==> flow/design.v <==
module project_euler_17(
  input clk,
  input reset,
  output reg [3:0] ones_digit,
  output reg [3:0] tens_digit,
  output reg [3:0] hundreds_digit,
  output reg [15:0] letter_count,
  output reg done
);
  integer next_ones_digit;
  integer next_tens_digit;
  integer next_hundreds_digit;
  integer letters;
  always @(posedge clk or posedge reset)
  begin
    if (reset) begin
      ones_digit <= 0;
      tens_digit <= 0;
      hundreds_digit <= 0;
      letter_count <= 0;
      done <= 0;
    end
    else if (!done) begin
      next_ones_digit = 0;
      next_tens_digit = 0;
      next_hundreds_digit = 0;
      letters = 0;
      next_tens_digit[3:0] = tens_digit;
      next_hundreds_digit[3:0] = hundreds_digit;
      if (ones_digit == 9) begin
        next_ones_digit = 0;
        if (tens_digit == 9) begin
          next_tens_digit = 0;
          if (hundreds_digit == 9) begin
            next_hundreds_digit = 0;
            letters += 11;  
            done <= 1;
          end
          else
            next_hundreds_digit[3:0] = hundreds_digit + 1;
        end
        else
          next_tens_digit[3:0] = tens_digit + 1;
      end
      else
        next_ones_digit[3:0] = ones_digit + 1;
      if (next_tens_digit != 1) begin
        case (next_ones_digit)
          1: letters += 3;  
          2: letters += 3;  
          3: letters += 5;  
          4: letters += 4;  
          5: letters += 4;  
          6: letters += 3;  
          7: letters += 5;  
          8: letters += 5;  
          9: letters += 4;  
        endcase
        case (next_tens_digit)
          2: letters += 6;  
          3: letters += 6;  
          4: letters += 5;  
          5: letters += 5;  
          6: letters += 5;  
          7: letters += 7;  
          8: letters += 6;  
          9: letters += 6;  
        endcase
      end
      else begin
        case (next_ones_digit)
          0: letters += 3;  
          1: letters += 6;  
          2: letters += 6;  
          3: letters += 8;  
          4: letters += 8;  
          5: letters += 7;  
          6: letters += 7;  
          7: letters += 9;  
          8: letters += 8;  
          9: letters += 8;  
        endcase
      end
      case (next_hundreds_digit)
        1: letters += 10;  
        2: letters += 10;  
        3: letters += 12;  
        4: letters += 11;  
        5: letters += 11;  
        6: letters += 10;  
        7: letters += 12;  
        8: letters += 12;  
        9: letters += 11;  
      endcase
      if (next_hundreds_digit > 0 && ((next_ones_digit > 0) || (next_tens_digit > 0)))
        letters += 3;  
      ones_digit <= next_ones_digit[3:0];
      tens_digit <= next_tens_digit[3:0];
      hundreds_digit <= next_hundreds_digit[3:0];
      letter_count <= letter_count + letters[15:0];
    end
  end
endmodule
## Step by step through the tools: project_euler_17

Tool output for the design above, in the order of the flow.
Line numbers count from 1 in the design file above.
Operators carry their Yosys type and port widths (W data, S select, Z words).
Library cell names are shortened.
The mark -- stands for no value.

- Top module: project_euler_17
- Clock input: clk
- Standard-cell library: sky130hd
- Timing corner: tt_025C_1v80

## Word-level counts

Source: Yosys, flattened and elaborated, memories not mapped. Widths are those after wreduce. Registers that Yosys merges into a memory's read port (data or address) are not register bits. Print and check cells do not count. Equal cells are merged and count once.

- Order comparisons: 3
- Multiplexer cells: 29
- Reductions and logical operators: 14
- Equality and inequality tests: 30
- $add $sub $neg: 18

Operators by type and width:

| cell | number |
|---|---|
| $eq A32 B3 Y1 const B | 12 |
| $eq A32 B2 Y1 const B | 6 |
| $eq A32 B4 Y1 const B | 6 |
| $pmux W16 S3 | 3 |
| $mux W16 | 8 |
| $add A16 B4 Y16 const B | 7 |
| $gt A32 B1 Y1 const B | 3 |
| $add A16 B5 Y16 const B | 5 |
| $pmux W16 S5 | 1 |
| $eq A32 B1 Y1 const B | 2 |
| $mux W32 | 2 |
| $mux W4 | 10 |
| $add A16 B3 Y16 const B | 2 |
| $ne A32 B2 Y1 const B | 1 |
| $logic_not A32 Y1 | 1 |
| $mux W28 | 1 |
| $reduce_or A3 Y1 | 7 |
| $add A16 B16 Y16 | 1 |
| $add A4 B1 Y4 const B | 3 |
| $eq A4 B4 Y1 const B | 3 |
| $reduce_or A4 Y1 | 2 |
| $reduce_or A2 Y1 | 2 |
| $mux W1 | 4 |
| $logic_and A1 B1 Y1 | 1 |
| $logic_or A1 B1 Y1 | 1 |

- Register bits after elaboration: 29
- Input bits: 2

## Longest topological paths

Longest topological path by Yosys (ltp), each cell counted once; first at word level (registers and memories cut), then after technology mapping (sequential cells cut; the memories' decode and read muxes count).

- Word-level depth: 20
- ABC_AREA: 0
- Depth in mapped cells: 29

## After synthesis

Source: synth_stat.txt of the flow (Yosys; design flattened, memories mapped). It holds for the ABC_AREA given above (unset counts as 0); a run with the other value may have another netlist.

Cells by type:

| type | number |
|---|---|
| dfrtp_1 | 29 |
| ha_1 | 17 |
| o21ai_0 | 28 |
| xnor2_1 | 16 |
| nand2_1 | 32 |
| xor2_1 | 13 |
| nor2_1 | 27 |
| inv_1 | 23 |
| a21oi_1 | 17 |
| nor3_1 | 15 |
| nand2b_1 | 10 |
| nand4_1 | 8 |
| nor3b_1 | 6 |
| fa_1 | 2 |
| and3_1 | 6 |
| clkbuf_1 | 10 |
| mux2_2 | 3 |
| nor2b_1 | 5 |

Not listed: further types 52, cells in them 95.

- Chip area (Yosys): 2909.0 µm²
- Mapped cells: 362
- Buffer cells: 23
- Flip-flop cells: 29
- Sequential part of the area: 725.7 µm²

## Timing after synthesis

Source: OpenSTA report_checks on the synthesized netlist (no wires, ideal clock, input and output delay 20% of the period each), path of least setup slack; recovery checks are left aside. Register names are those of the netlist, which keeps one name where synthesis merged equal registers.

- Path type: reg-to-reg
- Start: reg ones_digit[1]
- End: reg letter_count[11]
- Path delay: 5.871 ns
- Stages on the path: 30
- Clock period: 10.0 ns
- Path buffers: 2
- Setup slack: 4.129 ns
- Required time: 9.867 ns
- Data arrival time: 5.738 ns
- Library setup time: 0.133 ns
- Launch time at the first pin: 0.000 ns
- Synthesis period reached: 5.871 ns

"path delay" = arrival - input delay + setup time.
"stages on the path" counts driving pins, that of a launching flip-flop among them; a cell with two outputs on the path counts twice.
"synthesis period reached" = period - worst setup slack (recovery checks aside). The figure is calculated, with input and output delays left at 20% of the set period.
Between the ends stands the longest chain of elaborated cells between them, by number of cells; it is not shown to be the way that was timed. Of several equally long chains one is given.
Each line given opens the expression or statement behind the cell; cells for indexed reads and writes are added by Yosys, which also makes memories of some case tables.

- Cell sequence: dfrtp_1 buf_6 nand4bb_1 buf_4 nor4_2 nor2_1 nor3_1 fa_1 nand2_1 a211o_1 o22ai_1 nor2_1 a31o_2 inv_1 ha_1 nor2_1 nor3_1 o31ai_1 o41a_1 o221a_2 a311o_1 xor2_1 ha_1 inv_1 o21bai_1 a21oi_1 o21bai_1 a211oi_1 nor3b_1 xor2_1
- Cells in the longest elaborated chain: 19
- Elaborated cells between the ends (all ways): 80
- Those cells by class: 16 x add/sub; 3 x compare; 28 x eq/ne; 19 x mux; 14 x reduce/logical

Ends and longest elaborated chain, post-synthesis:

| what | RTL line | text |
|---|---|---|
| start, declared | 4 | `output reg [3:0] ones_digit,` |
| start, assigned | 17 | `ones_digit <= 0;` |
| start, assigned | 97 | `ones_digit <= next_ones_digit[3:0];` |
| $add A4 B1 Y4 | 46 | `next_ones_digit[3:0] = ones_digit + 1;` |
| $mux W4 | 30 | `if (ones_digit == 9) begin` |
| $mux W4 | 23 | `else if (!done) begin` |
| $eq A32 B4 Y1 | 48 | `case (next_ones_digit)` |
| $reduce_or A3 Y1 | -- |  |
| $pmux W16 S3 | 48 |  |
| $mux W16 | 47 | `if (next_tens_digit != 1) begin` |
| [5 not listed] | -- |  |
| $add A16 B5 Y16 | 93 | `9: letters += 11;` |
| $pmux W16 S3 | 84 | `case (next_hundreds_digit)` |
| $mux W16 | 23 |  |
| $add A16 B3 Y16 | 96 | `letters += 3;` |
| $mux W16 | 95 | `if (next_hundreds_digit > 0 && ((next_ones_digit > 0) \|\| (next_tens_digit > 0)))` |
| $mux W16 | 23 |  |
| $add A16 B16 Y16 | 100 | `letter_count <= letter_count + letters[15:0];` |
| end, assigned | 20 | `letter_count <= 0;` |
| end, assigned | 100 |  |
| end, declared | 7 | `output reg [15:0] letter_count,` |

## Timing after layout

From the final timing report of stored run 2: the path of least setup slack in the routed layout; clock arrival at registers is part of the times.

- Path type: reg-to-reg
- Start: reg ones_digit[0]
- End: reg letter_count[13]
- Required time: 10.15 ns
- Stages on the path: 28
- Clock period: 10.0 ns
- Data arrival time: 7.19 ns
- Setup slack: 2.96 ns
- Library setup time: 0.12 ns
- Path buffers: 0
- Launch time at the first pin: 0.27 ns

Between the ends stands the longest chain of elaborated cells between them, by number of cells; it is not shown to be the way that was timed. Of several equally long chains one is given.

- Cell sequence: dfrtp_1 nand4bb_1 nor4_2 nor2_1 nor3_1 fa_1 nand2_1 a211o_1 o22ai_1 nor2_1 a31o_2 inv_1 ha_1 nor2_1 nor3_1 o31ai_1 o41a_1 o221a_2 a311o_1 xor2_1 ha_1 inv_1 o21bai_1 a21oi_1 o21bai_1 a211oi_1 nor3b_1 xor2_1
- Cells in the longest elaborated chain: 19
- Elaborated cells between the ends (all ways): 80
- Those cells by class: 16 x add/sub; 3 x compare; 28 x eq/ne; 19 x mux; 14 x reduce/logical

Ends and longest elaborated chain, post-layout:

| what | RTL line | text |
|---|---|---|
| start, declared | 4 | `output reg [3:0] ones_digit,` |
| start, assigned | 17 | `ones_digit <= 0;` |
| start, assigned | 97 | `ones_digit <= next_ones_digit[3:0];` |
| $add A4 B1 Y4 | 46 | `next_ones_digit[3:0] = ones_digit + 1;` |
| $mux W4 | 30 | `if (ones_digit == 9) begin` |
| $mux W4 | 23 | `else if (!done) begin` |
| $eq A32 B4 Y1 | 48 | `case (next_ones_digit)` |
| $reduce_or A3 Y1 | -- |  |
| $pmux W16 S3 | 48 |  |
| $mux W16 | 47 | `if (next_tens_digit != 1) begin` |
| [5 not listed] | -- |  |
| $add A16 B5 Y16 | 93 | `9: letters += 11;` |
| $pmux W16 S3 | 84 | `case (next_hundreds_digit)` |
| $mux W16 | 23 |  |
| $add A16 B3 Y16 | 96 | `letters += 3;` |
| $mux W16 | 95 | `if (next_hundreds_digit > 0 && ((next_ones_digit > 0) \|\| (next_tens_digit > 0)))` |
| $mux W16 | 23 |  |
| $add A16 B16 Y16 | 100 | `letter_count <= letter_count + letters[15:0];` |
| end, assigned | 20 | `letter_count <= 0;` |
| end, assigned | 100 |  |
| end, declared | 7 | `output reg [15:0] letter_count,` |

==> runs of project_euler_17 <==
Measured results for project_euler_17: 6 stored runs of the Yosys and OpenROAD flow on sky130hd. The settings differ; the order carries no meaning. The constraints put input and output delay at 20% of the set period each and load the outputs with 0.01 pF.
By "reached clock period" is meant the clock period of the run minus its worst setup slack. This is arithmetic on one report: input and output delays are still those of the set period (20% each).
"total power of the final layout": no workload was simulated; the value follows from the tool's default switching activity.
Settings: -- = not set for that run.
Results: -- = not shown.

| name | stored run 1 | stored run 2 | stored run 3 | stored run 4 | stored run 5 | stored run 6 |
|---|---|---|---|---|---|---|
| CELL_PAD_IN_SITES_DETAIL_PLACEMENT | 1 | -- | -- | 2 | -- | -- |
| CORE_UTILIZATION | 59 | 30 | 70 | 70 | 44 | 70 |
| CTS_CLUSTER_DIAMETER | 119 | -- | -- | -- | 101 | -- |
| GPL_ROUTABILITY_DRIVEN | 1 | 0 | 0 | 0 | -- | -- |
| HOLD_SLACK_MARGIN | 0.22 | -- | 0.11 | 0.11 | -- | 0.11 |
| MAX_ROUTING_LAYER | met5 | -- | met4 | met4 | -- | met4 |
| PLACE_DENSITY_LB_ADDON | 0.17 | -- | 0.09 | 0.09 | 0.16 | -- |
| SETUP_SLACK_MARGIN | 0.04 | 1.25 | -- | -- | 0.25 | -- |
| SLEW_MARGIN | 30 | 5 | 20 | 20 | 20 | 20 |
| TNS_END_PERCENT | 5 | -- | 45 | 10 | -- | 45 |
| period_ns | 5.25 | 10.0 | 10.0 | 10.0 | 5.22 | 10.0 |
| CAP_MARGIN | 20 | 20 | 10 | 10 | 20 | 20 |
| CORE_MARGIN | 2 | 2 | 2 | 2 | 2 | 2 |
| CELL_PAD_IN_SITES_GLOBAL_PLACEMENT | -- | 3 | -- | -- | -- | -- |
| CORE_ASPECT_RATIO | -- | 0.72 | -- | -- | 1.96 | -- |
| CTS_CLUSTER_SIZE | -- | 82 | 58 | 58 | -- | 58 |
| PLACE_DENSITY | -- | 0.56 | -- | -- | -- | -- |
| ABC_AREA | -- | -- | 0 | 1 | -- | 0 |
| MIN_ROUTING_LAYER | -- | -- | met2 | met2 | -- | met2 |
| GPL_TIMING_DRIVEN | -- | -- | -- | -- | 1 | -- |
| post-synthesis cell area (µm²) | -- | 2909.0 | 2909.0 | -- | 2909.0 | 2909.0 |
| die outline area (µm²) | -- | 10511.0 | 4687.5 | -- | 7315.2 | 4687.5 |
| standard-cell area after routing (µm²) | -- | 3462.1 | 3289.4 | -- | 4185.3 | 3276.9 |
| final utilization (%) | -- | 36.7 | 82.2 | -- | 65.3 | 81.9 |
| setup slack of the worst path (ns) | -- | 2.960 | 3.003 | -- | -0.247 | 2.924 |
| post-route setup TNS (ns) | -- | 0.000 | 0.000 | -- | -1.782 | 0.000 |
| lowest hold slack (ns) | -- | 0.474 | 0.489 | -- | 0.476 | 0.498 |
| total power of the final layout (mW) | -- | 0.4480 | 0.3829 | -- | 0.8184 | 0.3546 |
| reached clock period (ns) | -- | 7.040 | 6.997 | -- | 5.467 | 7.076 |

Stored run 1: incomplete, placement halted on DPL-0033
Stored run 4: incomplete, placement halted on DPL-0033
